==> flow/design.v <==
`timescale 1ns / 1ps
module neuron #(
    parameter DATA_WIDTH = 16,
    parameter signed [DATA_WIDTH-1:0] BIAS = 0    
)(
    input clk,
    input rst,
    input [DATA_WIDTH-1:0] data_in,       
    input [DATA_WIDTH-1:0] weight_in,     
    input data_in_valid,
    input data_in_last,                   
    output reg [DATA_WIDTH-1:0] neuron_out,
    output reg neuron_out_valid
);
    localparam SW = 2*DATA_WIDTH;
    function [SW-1:0] sat_add;
        input [SW-1:0] a;
        input [SW-1:0] b;
        reg [SW-1:0] s;
        begin
            s = a + b;
            if (!a[SW-1] && !b[SW-1] && s[SW-1])
                sat_add = {1'b0, {(SW-1){1'b1}}};
            else if (a[SW-1] && b[SW-1] && !s[SW-1])
                sat_add = {1'b1, {(SW-1){1'b0}}};
            else
                sat_add = s;
        end
    endfunction
    reg [SW-1:0] mul;
    reg mul_valid, mul_last;
    reg [SW-1:0] sum;
    reg [SW-1:0] total;
    reg total_valid;
    wire [SW-1:0] sum_next = sat_add(sum, mul);
    wire [SW-1:0] bias_q = {{2{BIAS[DATA_WIDTH-1]}}, BIAS, {(DATA_WIDTH-2){1'b0}}};
    wire [SW-1:0] biased = sat_add(total, bias_q);
    always @(posedge clk) begin
        mul <= $signed(data_in) * $signed(weight_in);
        if (rst) begin
            mul_valid <= 0;
            mul_last <= 0;
            sum <= 0;
            total <= 0;
            total_valid <= 0;
            neuron_out <= 0;
            neuron_out_valid <= 0;
        end else begin
            mul_valid <= data_in_valid;
            mul_last <= data_in_valid && data_in_last;
            total_valid <= 0;
            if (mul_valid) begin
                if (mul_last) begin
                    sum <= 0;
                    total <= sum_next;
                    total_valid <= 1;
                end else begin
                    sum <= sum_next;
                end
            end
            neuron_out_valid <= total_valid;
            if (total_valid) begin
                if (biased[SW-1:SW-3] == 3'b000 || biased[SW-1:SW-3] == 3'b111)
                    neuron_out <= biased[SW-3:DATA_WIDTH-2];
                else if (biased[SW-1])
                    neuron_out <= {1'b1, {(DATA_WIDTH-1){1'b0}}};
                else
                    neuron_out <= {1'b0, {(DATA_WIDTH-1){1'b1}}};
            end
        end
    end
endmodule
`timescale 1ns / 1ps
module Softmax #(
    parameter dataWidth = 16,         
    parameter numInputs = 4          
)(
    input clk,
    input rst,
    input [dataWidth*numInputs-1:0] in,    
    input in_valid,                        
    output reg [dataWidth*numInputs-1:0] out,  
    output reg valid,                      
    output reg [7:0] led_control           
);
localparam STAGE_IDLE = 2'b00,
           STAGE_EXP = 2'b01,
           STAGE_SUM = 2'b10,
           STAGE_NORM = 2'b11;
reg [1:0] state;
reg [dataWidth-1:0] input_array [0:numInputs-1];
reg [dataWidth-1:0] exp_values [0:numInputs-1];  
reg [dataWidth+2-1:0] sum_exp;  
reg [dataWidth-1:0] softmax_output [0:numInputs-1];
reg [1:0] max_class;
reg [4:0] shift_amt;
function [dataWidth-1:0] exp_lut;
    input [3:0] idx;
    begin
        case (idx)
            4'd0:  exp_lut = 16'h0800;  
            4'd1:  exp_lut = 16'h09D0;  
            4'd2:  exp_lut = 16'h0C20;  
            4'd3:  exp_lut = 16'h0F80;  
            4'd4:  exp_lut = 16'h1480;  
            4'd5:  exp_lut = 16'h1C80;  
            4'd6:  exp_lut = 16'h2A00;  
            4'd7:  exp_lut = 16'h4000;  
            4'd8:  exp_lut = 16'h6800;  
            4'd9:  exp_lut = 16'hAC00;  
            4'd10: exp_lut = 16'h1280;  
            4'd11: exp_lut = 16'h1F80;  
            4'd12: exp_lut = 16'h2C00;  
            4'd13: exp_lut = 16'h4C00;  
            4'd14: exp_lut = 16'h8000;  
            default: exp_lut = 16'hD800;  
        endcase
    end
endfunction
function [dataWidth-1:0] exp_function;
    input [dataWidth-1:0] x;
    reg [3:0] lut_idx;
    begin
        lut_idx = x[15:12] + 4'd8;  
        exp_function = exp_lut(lut_idx);
    end
endfunction
function [4:0] get_shift_amount;
    input [dataWidth+2-1:0] sum;
    reg [4:0] shift;
    begin
        shift = 0;
        if (sum[17:14] == 4'b0000) shift = 4;  
        else if (sum[17:15] == 3'b001) shift = 3;  
        else if (sum[17:16] == 2'b01) shift = 2;  
        else if (sum[17] == 1'b1) shift = 1;  
        else shift = 0;  
        get_shift_amount = shift;
    end
endfunction
always @(posedge clk) begin
    if (rst) begin
        state <= STAGE_IDLE;
        out <= 0;
        valid <= 0;
        led_control <= 8'b0;
        sum_exp <= 0;
        for (integer i = 0; i < numInputs; i = i + 1) begin
            input_array[i] <= 0;
            exp_values[i] <= 0;
        end
    end else begin
        valid <= 0;
        case (state)
            STAGE_IDLE: begin
                if (in_valid) begin
                    input_array[0] <= in[15:0];
                    input_array[1] <= in[31:16];
                    input_array[2] <= in[47:32];
                    input_array[3] <= in[63:48];
                    state <= STAGE_EXP;
                end
            end
            STAGE_EXP: begin
                exp_values[0] <= exp_function(input_array[0]);
                exp_values[1] <= exp_function(input_array[1]);
                exp_values[2] <= exp_function(input_array[2]);
                exp_values[3] <= exp_function(input_array[3]);
                state <= STAGE_SUM;
            end
            STAGE_SUM: begin
                sum_exp <= exp_values[0] + exp_values[1] + exp_values[2] + exp_values[3];
                state <= STAGE_NORM;
            end
            STAGE_NORM: begin
                shift_amt = get_shift_amount(sum_exp);
                softmax_output[0] = exp_values[0] >> shift_amt;
                softmax_output[1] = exp_values[1] >> shift_amt;
                softmax_output[2] = exp_values[2] >> shift_amt;
                softmax_output[3] = exp_values[3] >> shift_amt;
                out <= {softmax_output[3], softmax_output[2], softmax_output[1], softmax_output[0]};
                max_class = 0;
                if (softmax_output[1] > softmax_output[max_class]) max_class = 1;
                if (softmax_output[2] > softmax_output[max_class]) max_class = 2;
                if (softmax_output[3] > softmax_output[max_class]) max_class = 3;
                case (max_class)
                    2'b00: led_control <= 8'b00000001;  
                    2'b01: led_control <= 8'b00000010;  
                    2'b10: led_control <= 8'b00000100;  
                    2'b11: led_control <= 8'b00001000;  
                    default: led_control <= 8'b00000000;
                endcase
                valid <= 1;
                state <= STAGE_IDLE;
            end
        endcase
    end
end
endmodule
`timescale 1ns / 1ps
module fc_head #(
    parameter DATA_WIDTH = 16,
    parameter NUM_INPUTS = 1024,
    parameter NUM_OUTPUTS = 4
)(
    input clk,
    input rst,
    input [DATA_WIDTH-1:0] myinput,
    input [DATA_WIDTH*NUM_OUTPUTS-1:0] myweights,
    input myinputValid,
    output [DATA_WIDTH*NUM_OUTPUTS-1:0] softmax_out,
    output softmax_valid,
    output [7:0] led_control,
    output [DATA_WIDTH*NUM_OUTPUTS-1:0] logits
);
    reg [$clog2(NUM_INPUTS)-1:0] input_count;
    reg [DATA_WIDTH-1:0] input_d;
    reg input_valid_d, input_last_d;
    reg [DATA_WIDTH*NUM_OUTPUTS-1:0] weights;
    always @(posedge clk) begin
        input_d <= myinput;
        weights <= myweights;
        if (rst) begin
            input_count <= 0;
            input_valid_d <= 0;
            input_last_d <= 0;
        end else begin
            input_valid_d <= myinputValid;
            input_last_d <= myinputValid && (input_count == NUM_INPUTS-1);
            if (myinputValid)
                input_count <= input_count + 1;
        end
    end
    wire [NUM_OUTPUTS-1:0] neuron_valid;
    localparam [DATA_WIDTH*NUM_OUTPUTS-1:0] BIASES = {16'h003C, 16'h0001, 16'hFFD1, 16'h0006};
    genvar i;
    generate
        for (i = 0; i < NUM_OUTPUTS; i = i + 1) begin : output_layer
            neuron #(
                .DATA_WIDTH(DATA_WIDTH),
                .BIAS(BIASES[(i+1)*DATA_WIDTH-1 -: DATA_WIDTH])
            ) neuron_output (
                .clk(clk),
                .rst(rst),
                .data_in(input_d),
                .weight_in(weights[(i+1)*DATA_WIDTH-1 -: DATA_WIDTH]),
                .data_in_valid(input_valid_d),
                .data_in_last(input_last_d),
                .neuron_out(logits[(i+1)*DATA_WIDTH-1 -: DATA_WIDTH]),
                .neuron_out_valid(neuron_valid[i])
            );
        end
    endgenerate
    Softmax #(
        .dataWidth(DATA_WIDTH),
        .numInputs(NUM_OUTPUTS)
    ) softmax_inst (
        .clk(clk),
        .rst(rst),
        .in(logits),
        .in_valid(neuron_valid[0]),
        .out(softmax_out),
        .valid(softmax_valid),
        .led_control(led_control)
    );
endmodule
# From RTL to reports: fc_head
# Each step is given for the RTL above and for the edited RTL.
# "orig" refers to lines of the RTL above, "edited" to lines of the edited file.
# "diff": "edited" minus "orig" as printed here. "change_rel_pct": 100 x difference / "orig".
# Library cell names are shortened.
# A cell with - has no value.
[setup]
top = "fc_head"
clock = "clk"
library = "sky130hd"
pvt_corner = "tt_025C_1v80"

# Edit of the RTL
# The edit as a unified diff against the file above.
# A script made this edit. It changes what the design does and was not meant as an optimisation.
# begin of diff
@@ -201,5 +201,5 @@
 module fc_head #(
     parameter DATA_WIDTH = 16,
-    parameter NUM_INPUTS = 1024,
+    parameter NUM_INPUTS = 2048,
     parameter NUM_OUTPUTS = 4
 )(
# end of diff

# After elaboration
# Yosys after proc, flatten, opt, wreduce and memory -nomap, before mapping. Print and check cells are not counted. Equal cells are merged and count once.
# Yosys's memory passes give these memory sizes; they may raise the number of words (mostly to a power of two), join words into wider ones and drop unused or constant bits.
[classes]
columns = ["element", "orig", "edited", "diff", "change_rel_pct"]
rows = [
  ["addsub", 16, 16, 0, 0.00],
  ["n_mul", 4, 4, 0, 0.00],
  ["cmp", 3, 3, 0, 0.00],
  ["equal", 20, 20, 0, 0.00],
  ["n_shift", 4, 4, 0, 0.00],
  ["mux", 52, 52, 0, 0.00],
  ["bitwise", 1, 1, 0, 0.00],
  ["n_reduce_logical", 56, 56, 0, 0.00],
]
[op_table]
columns = ["op", "orig", "edited", "diff", "change_rel_pct"]
rows = [
  ["adder 10 x 1 -> 10 bit with constant B", 1, 0, -1, -100.00],
  ["equality test 10 bit with constant B", 1, 0, -1, -100.00],
  ["adder 11 x 1 -> 11 bit with constant B", 0, 1, 1, "-"],
  ["equality test 11 bit with constant B", 0, 1, 1, "-"],
  ["logical AND 1 bit", 22, 22, 0, 0.00],
  ["zero test 1 bit", 16, 16, 0, 0.00],
  ["2-to-1 mux 32 bit", 16, 16, 0, 0.00],
  ["2-to-1 mux 16 bit", 14, 14, 0, 0.00],
  ["2-to-1 mux 2 bit", 9, 9, 0, 0.00],
  ["equality test 2 bit with constant B", 8, 8, 0, 0.00],
  ["equality test 2 x 1 -> 1 bit with constant B", 5, 5, 0, 0.00],
  ["2-to-1 mux 5 bit", 5, 5, 0, 0.00],
  ["adder 32 bit", 4, 4, 0, 0.00],
  ["adder 4 bit with constant B", 4, 4, 0, 0.00],
  ["equality test 3 bit with constant B", 4, 4, 0, 0.00],
  ["zero test 2 bit", 4, 4, 0, 0.00],
  ["zero test 3 bit", 4, 4, 0, 0.00],
  ["logical OR 1 bit", 4, 4, 0, 0.00],
  ["multiplier 16 x 16 -> 32 bit", 4, 4, 0, 0.00],
  ["2-to-1 mux 1 bit", 4, 4, 0, 0.00],
  [">> shifter 16 x 5 -> 16 bit", 4, 4, 0, 0.00],
  ["greater-than comparator 16 bit", 3, 3, 0, 0.00],
  ["AND reduction 2 bit", 3, 3, 0, 0.00],
  ["adder 18 x 16 -> 18 bit", 2, 2, 0, 0.00],
  ["parallel mux 16 bit (select 4 bit)", 2, 2, 0, 0.00],
  ["adder 16 x 16 -> 17 bit", 1, 1, 0, 0.00],
  ["adder 32 x 15 -> 32 bit with constant B", 1, 1, 0, 0.00],
  ["adder 32 x 17 -> 32 bit with constant B", 1, 1, 0, 0.00],
]
# The list need not be complete.
[word_totals]
columns = ["element", "orig", "edited", "diff", "change_rel_pct"]
rows = [
  ["regBits", 765, 766, 1, 0.13],
  ["mem_bits_ro", 768, 768, 0, 0.00],
  ["clocked_rd_ports_x_width", 48, 48, 0, 0.00],
  ["memories", 4, 4, 0, 0.00],
  ["in_bits", 83, 83, 0, 0.00],
  ["output_inout_bits", 137, 137, 0, 0.00],
]
[mem_list]
columns = ["element", "orig", "edited"]
rows = [
  ["mem_shapes", "16 x 12 bit 1R0W; 16 x 12 bit 1R0W; 16 x 12 bit 1R0W; 16 x 12 bit 1R0W", "16 x 12 bit 1R0W; 16 x 12 bit 1R0W; 16 x 12 bit 1R0W; 16 x 12 bit 1R0W"],
]

# Logic depth
# Depth = most cells in a row (Yosys ltp): at word level without a register or memory, in the mapped netlist without a sequential cell, where the memories' decode and read muxes count.
[logic_depth]
columns = ["element", "orig", "edited", "diff", "change_rel_pct"]
rows = [
  ["word_depth", 31, 31, 0, 0.00],
  ["ABC_AREA", "0", "0", "-", "-"],
  ["ltp_mapped", 42, 42, 0, 0.00],
]

# Netlist
# Yosys stat after the flow's synthesis: flattened, memories mapped to cells. It holds for the ABC_AREA given above (unset counts as 0); a run with the other value may have another netlist.
[mapped]
columns = ["element", "orig", "edited", "diff", "change_rel_pct"]
rows = [
  ["cell_count", 8052, 7973, -79, -0.98],
  ["yosys_area_um2", 70651.5, 70268.6, -382.9, -0.54],
  ["seqArea_um2", 12512.0, 12532.0, 20.0, 0.16],
  ["ffs", 625, 626, 1, 0.16],
  ["buffers", 378, 373, -5, -1.32],
]
[by_type]
columns = ["type", "orig", "edited", "diff", "change_rel_pct"]
rows = [
  ["nand2_1", 1024, 988, -36, -3.52],
  ["o21ai_0", 267, 298, 31, 11.61],
  ["a21oi_1", 445, 422, -23, -5.17],
  ["a211oi_1", 110, 132, 22, 20.00],
  ["o21a_1", 62, 42, -20, -32.26],
  ["nor3_1", 88, 76, -12, -13.64],
  ["nand4_1", 27, 39, 12, 44.44],
  ["and2_1", 412, 423, 11, 2.67],
  ["clkbuf_1", 350, 339, -11, -3.14],
  ["mux4_2", 2, 13, 11, 550.00],
  ["mux2i_1", 120, 110, -10, -8.33],
  ["a21o_1", 107, 97, -10, -9.35],
  ["o21bai_1", 41, 31, -10, -24.39],
  ["a31oi_1", 82, 73, -9, -10.98],
  ["xnor2_1", 207, 215, 8, 3.86],
  ["buf_1", 16, 24, 8, 50.00],
  ["mux2_2", 15, 7, -8, -53.33],
  ["and4_1", 12, 4, -8, -66.67],
]
# The list need not be complete.
# By module: a second synthesis without flattening, with its own total; a netlist apart from the flattened one above.
[hier_totals]
columns = ["element", "orig", "edited", "diff", "change_rel_pct"]
rows = [
  ["cells_unflattened", 8236, 8227, -9, -0.11],
  ["area_unflattened_um2", 72570.9, 72497.0, -73.9, -0.10],
]
# Rows give one instance, submodules left out.
[modules_orig]
columns = ["mod", "n_inst", "n_cells", "mod_area_um2"]
rows = [
  ["neuron", 1, 1742, 15302.2],
  ["neuron", 1, 1749, 15237.1],
  ["neuron", 1, 1709, 15199.6],
  ["neuron", 1, 1723, 15059.4],
  ["Softmax", 1, 1180, 9676.8],
  ["fc_head", 1, 133, 2095.8],
]
[modules_edited]
columns = ["mod", "n_inst", "n_cells", "mod_area_um2"]
rows = [
  ["neuron", 1, 1742, 15302.2],
  ["neuron", 1, 1749, 15237.1],
  ["neuron", 1, 1709, 15199.6],
  ["neuron", 1, 1711, 14943.1],
  ["Softmax", 1, 1180, 9676.8],
  ["fc_head", 1, 136, 2138.3],
]

# Timing after synthesis
# OpenSTA on the mapped netlist: ideal clock, no wires. The path of least setup slack (recovery checks aside). Input and output delay are each 20% of the period. Register names are those of the netlist, which keeps one name where synthesis merged equal registers.
[synth_timing]
columns = ["element", "orig", "edited", "diff", "change_rel_pct"]
rows = [
  ["kind", "flip-flop to flip-flop", "flip-flop to flip-flop", "-", "-"],
  ["from", "register softmax_inst.sum_exp[16]", "register softmax_inst.sum_exp[15]", "-", "-"],
  ["to", "register softmax_inst.led_control[1]", "register softmax_inst.led_control[0]", "-", "-"],
  ["tclk_ps", 8000, 8000, 0, 0.00],
  ["setup_time_ps", 117, 60, -57, "-"],
  ["t_arrival_ps", 7550, 6921, -629, -8.33],
  ["slack_ps", 332, 1019, 687, "-"],
  ["path_delay_ps", 7667, 6981, -686, -8.95],
  ["path_stages", 40, 38, -2, -5.00],
  ["n_path_buf", 6, 4, -2, -33.33],
  ["synth_period_reached_ps", 7668, 6981, -687, -8.96],
]
# "path_delay_ps" = arrival - input delay + setup time.
# "path_stages": output pins that drive a net of the path, with the launching flip-flop's if there is one; two outputs of one cell count as two.
# "synth_period_reached_ps" is the clock period less the worst setup slack; recovery checks do not enter. This is arithmetic on one report: input and output delays are still those of the set period (20% each).
# The rows between start and end are the longest chain of elaborated cells between them; the timing report does not say that the signal goes this way. Where chains are equally long, one stands for them.
# A line is the first line of the expression or statement that the cell stems from. Yosys adds cells for indexed reads and writes and turns some case tables into memories.
# At most two assigning lines are given for a register; there are more.
[synth_via_orig]
cell_sequence = "dfxtp_1 buf_4 clkbuf_1 nor2_1 or2_2 clkbuf_1 clkbuf_1 nand2_1 nand3_1 a31oi_1 inv_1 ha_1 and4_1 nand2_1 o41a_1 o31ai_2 a21oi_2 a41oi_4 (+4 left out) a21o_1 a21oi_1 nor2_1 a211o_1 o2111ai_1 nand2_1 clkbuf_1 mux2_2 ha_1 nor2b_1 o21ai_0 nand2b_1 a21oi_1 o21ai_0 a31oi_1 o31a_1 o21a_1 a32o_1"
elab_chain_cells = 31
[synth_rtl_orig]
columns = ["element", "line", "text"]
rows = [
  ["start, declared", 93, "reg [dataWidth+2-1:0] sum_exp;"],
  ["start, assigned", 147, "sum_exp <= 0;"],
  ["start, assigned", 172, "sum_exp <= exp_values[0] + exp_values[1] + exp_values[2] + exp_values[3];"],
  ["equality test 2 x 1 -> 1 bit", 135, "else if (sum[17:16] == 2'b01) shift = 2;"],
  ["2-to-1 mux 5 bit", 135, ""],
  ["2-to-1 mux 5 bit", 134, "else if (sum[17:15] == 3'b001) shift = 3;"],
  ["2-to-1 mux 5 bit", 133, "if (sum[17:14] == 4'b0000) shift = 4;"],
  ["2-to-1 mux 5 bit", 154, "case (state)"],
  ["2-to-1 mux 5 bit", 142, "if (rst) begin"],
  [">> shifter 16 x 5 -> 16 bit", 177, "softmax_output[0] = exp_values[0] >> shift_amt;"],
  ["(+17 left out)", "-", ""],
  ["2-to-1 mux 16 bit", 142, ""],
  ["greater-than comparator 16 bit", 185, "if (softmax_output[3] > softmax_output[max_class]) max_class = 3;"],
  ["2-to-1 mux 2 bit", 185, ""],
  ["2-to-1 mux 2 bit", 154, ""],
  ["2-to-1 mux 2 bit", 142, ""],
  ["equality test 2 bit", 186, "case (max_class)"],
  ["parallel mux 8 bit (select 4 bit)", 186, ""],
  ["end, assigned", 187, "2'b00: led_control <= 8'b00000001;"],
  ["end, assigned", 188, "2'b01: led_control <= 8'b00000010;"],
  ["end, declared", 84, "output reg [7:0] led_control"],
]
[synth_via_edited]
cell_sequence = "dfxtp_1 nor2b_4 or2_4 buf_6 buf_1 clkbuf_1 nand2_1 a31oi_1 and2_1 ha_1 a21oi_1 nor2b_1 o21ai_0 nand2b_1 a221oi_4 nand2_2 mux2i_1 ha_1 (+2 left out) o21ai_0 a211o_1 o21ai_0 a21oi_1 a21oi_1 clkbuf_1 a211oi_1 ha_1 a21o_1 a21oi_1 nor2b_1 o21ai_0 nand2b_1 a221oi_1 a31o_2 nand2_1 nor4_1 a22o_1"
elab_chain_cells = 30
[synth_rtl_edited]
columns = ["element", "line", "text"]
rows = [
  ["start, declared", 93, "reg [dataWidth+2-1:0] sum_exp;"],
  ["start, assigned", 147, "sum_exp <= 0;"],
  ["start, assigned", 172, "sum_exp <= exp_values[0] + exp_values[1] + exp_values[2] + exp_values[3];"],
  ["equality test 3 x 1 -> 1 bit", 134, "else if (sum[17:15] == 3'b001) shift = 3;"],
  ["2-to-1 mux 5 bit", 134, ""],
  ["2-to-1 mux 5 bit", 133, "if (sum[17:14] == 4'b0000) shift = 4;"],
  ["2-to-1 mux 5 bit", 154, "case (state)"],
  ["2-to-1 mux 5 bit", 142, "if (rst) begin"],
  [">> shifter 16 x 5 -> 16 bit", 177, "softmax_output[0] = exp_values[0] >> shift_amt;"],
  ["2-to-1 mux 16 bit", 154, ""],
  ["(+16 left out)", "-", ""],
  ["2-to-1 mux 16 bit", 142, ""],
  ["greater-than comparator 16 bit", 185, "if (softmax_output[3] > softmax_output[max_class]) max_class = 3;"],
  ["2-to-1 mux 2 bit", 185, ""],
  ["2-to-1 mux 2 bit", 154, ""],
  ["2-to-1 mux 2 bit", 142, ""],
  ["equality test 2 bit", 186, "case (max_class)"],
  ["parallel mux 8 bit (select 4 bit)", 186, ""],
  ["end, assigned", 187, "2'b00: led_control <= 8'b00000001;"],
  ["end, assigned", 188, "2'b01: led_control <= 8'b00000010;"],
  ["end, declared", 84, "output reg [7:0] led_control"],
]

# Worst path after layout
# Path of least setup slack in the final report of each run of set A (OpenROAD, finished layout, wires in). Where an end is a register, its clock arrival counts in the times.
# The path's times are printed in steps of 10 ps; the period is the one set.
[layout_timing]
columns = ["element", "orig", "edited", "diff", "change_rel_pct"]
rows = [
  ["kind", "flip-flop to flip-flop", "flip-flop to flip-flop", "-", "-"],
  ["from", "register softmax_inst.sum_exp[17]", "register input_d[8]", "-", "-"],
  ["to", "register softmax_inst.led_control[1]", "register output_layer[0].neuron_output.mul[28]", "-", "-"],
  ["tclk_ps", 7630, 7630, 0, 0.00],
  ["setup_time_ps", 110, 170, 60, "-"],
  ["t_arrival_ps", 7880, 7810, -70, -0.89],
  ["slack_ps", 340, 360, 20, "-"],
  ["path_stages", 34, 20, -14, -41.18],
  ["n_path_buf", 2, 1, -1, -50.00],
]
# The rows between start and end are the longest chain of elaborated cells between them; the timing report does not say that the signal goes this way. Where chains are equally long, one stands for them.
# At most two assigning lines are given for a register; there are more.
[layout_via_orig]
cell_sequence = "dfxtp_2 o21ba_4 buf_6 mux2i_2 mux2i_2 mux2i_1 inv_1 ha_1 and4_1 nand2_1 o41a_1 o31ai_2 a21oi_2 a41oi_4 mux4_2 inv_1 ha_1 a21o_1 a21oi_1 nor2_1 a211o_1 o2111ai_2 nand2_2 buf_4 mux2_2 ha_1 o21ai_0 nand2b_1 a21oi_1 o21ai_0 a31oi_1 o31a_1 o21a_1 a32o_1"
elab_chain_cells = 31
[layout_rtl_orig]
columns = ["element", "line", "text"]
rows = [
  ["start, declared", 93, "reg [dataWidth+2-1:0] sum_exp;"],
  ["start, assigned", 147, "sum_exp <= 0;"],
  ["start, assigned", 172, "sum_exp <= exp_values[0] + exp_values[1] + exp_values[2] + exp_values[3];"],
  ["2-to-1 mux 1 bit", 136, "else if (sum[17] == 1'b1) shift = 1;"],
  ["2-to-1 mux 5 bit", 135, "else if (sum[17:16] == 2'b01) shift = 2;"],
  ["2-to-1 mux 5 bit", 134, "else if (sum[17:15] == 3'b001) shift = 3;"],
  ["2-to-1 mux 5 bit", 133, "if (sum[17:14] == 4'b0000) shift = 4;"],
  ["2-to-1 mux 5 bit", 154, "case (state)"],
  ["2-to-1 mux 5 bit", 142, "if (rst) begin"],
  [">> shifter 16 x 5 -> 16 bit", 177, "softmax_output[0] = exp_values[0] >> shift_amt;"],
  ["(+17 left out)", "-", ""],
  ["2-to-1 mux 16 bit", 142, ""],
  ["greater-than comparator 16 bit", 185, "if (softmax_output[3] > softmax_output[max_class]) max_class = 3;"],
  ["2-to-1 mux 2 bit", 185, ""],
  ["2-to-1 mux 2 bit", 154, ""],
  ["2-to-1 mux 2 bit", 142, ""],
  ["equality test 2 bit", 186, "case (max_class)"],
  ["parallel mux 8 bit (select 4 bit)", 186, ""],
  ["end, assigned", 187, "2'b00: led_control <= 8'b00000001;"],
  ["end, assigned", 188, "2'b01: led_control <= 8'b00000010;"],
  ["end, declared", 84, "output reg [7:0] led_control"],
]
[layout_via_edited]
cell_sequence = "dfxtp_2 buf_4 nand2_1 fa_1 fa_1 fa_1 fa_1 fa_1 inv_1 fa_1 ha_1 nand4_1 or3_1 o22ai_1 o211ai_1 nand2_1 nand3_1 nand2_1 a211oi_1 nor3_1"
elab_chain_cells = 1
[layout_rtl_edited]
columns = ["element", "line", "text"]
rows = [
  ["start, declared", 217, "reg [DATA_WIDTH-1:0] input_d;"],
  ["start, assigned", 221, "input_d <= myinput;"],
  ["multiplier 16 x 16 -> 32 bit", 39, "mul <= $signed(data_in) * $signed(weight_in);"],
  ["end, assigned", 39, ""],
  ["end, declared", 30, "reg [SW-1:0] mul;"],
]

# Measured runs
# Both versions went through the flow (Yosys, OpenROAD) with the same settings in each pair. Constraints: input delay and output delay 20% of the set period each, output load 0.01 pF.
[settings_set_A]
CORE_UTILIZATION = 40
period_ns = 7.63
CAP_MARGIN = 20
CORE_MARGIN = 2
SLEW_MARGIN = 20
[measured_set_A]
columns = ["element", "orig", "edited", "diff", "change_rel_pct"]
rows = [
  ["synth_chip_area_um2", 70651.5, 70268.6, -382.9, -0.54],
  ["die_area_um2", 180005.0, 179039.0, -966.0, -0.54],
  ["post_route_stdcell_area_um2", 78495.3, 77852.2, -643.1, -0.82],
  ["util_frac", 0.447, 0.447, 0.000, "-"],
  ["fin_ws_ps", 337, 363, 26, "-"],
  ["tns_setup_ps", 0, 0, 0, "-"],
  ["fin_hold_ws_ps", 455, 454, -1, "-"],
  ["achieved_clock_period_ps", 7293, 7267, -26, -0.36],
]
[settings_set_B]
CAP_MARGIN = 40
CELL_PAD_IN_SITES_GLOBAL_PLACEMENT = 2
CORE_UTILIZATION = 36
CTS_CLUSTER_DIAMETER = 219
GPL_TIMING_DRIVEN = 0
MAX_ROUTING_LAYER = "met5"
PLACE_DENSITY_LB_ADDON = 0.01
period_ns = 9.3
CORE_MARGIN = 2
SLEW_MARGIN = 20
[measured_set_B]
columns = ["element", "orig", "edited", "diff", "change_rel_pct"]
rows = [
  ["synth_chip_area_um2", 70651.5, 70268.6, -382.9, -0.54],
  ["die_area_um2", 199813.0, 198742.0, -1071.0, -0.54],
  ["post_route_stdcell_area_um2", 80280.7, 80280.7, 0.0, 0.00],
  ["util_frac", 0.412, 0.413, 0.001, "-"],
  ["fin_ws_ps", 599, 520, -79, "-"],
  ["tns_setup_ps", 0, 0, 0, "-"],
  ["fin_hold_ws_ps", 459, 464, 5, "-"],
  ["achieved_clock_period_ps", 8701, 8780, 79, 0.91],
]
# "achieved_clock_period_ps" = clock period - worst setup slack. The figure is calculated, with input and output delays left at 20% of the set period.
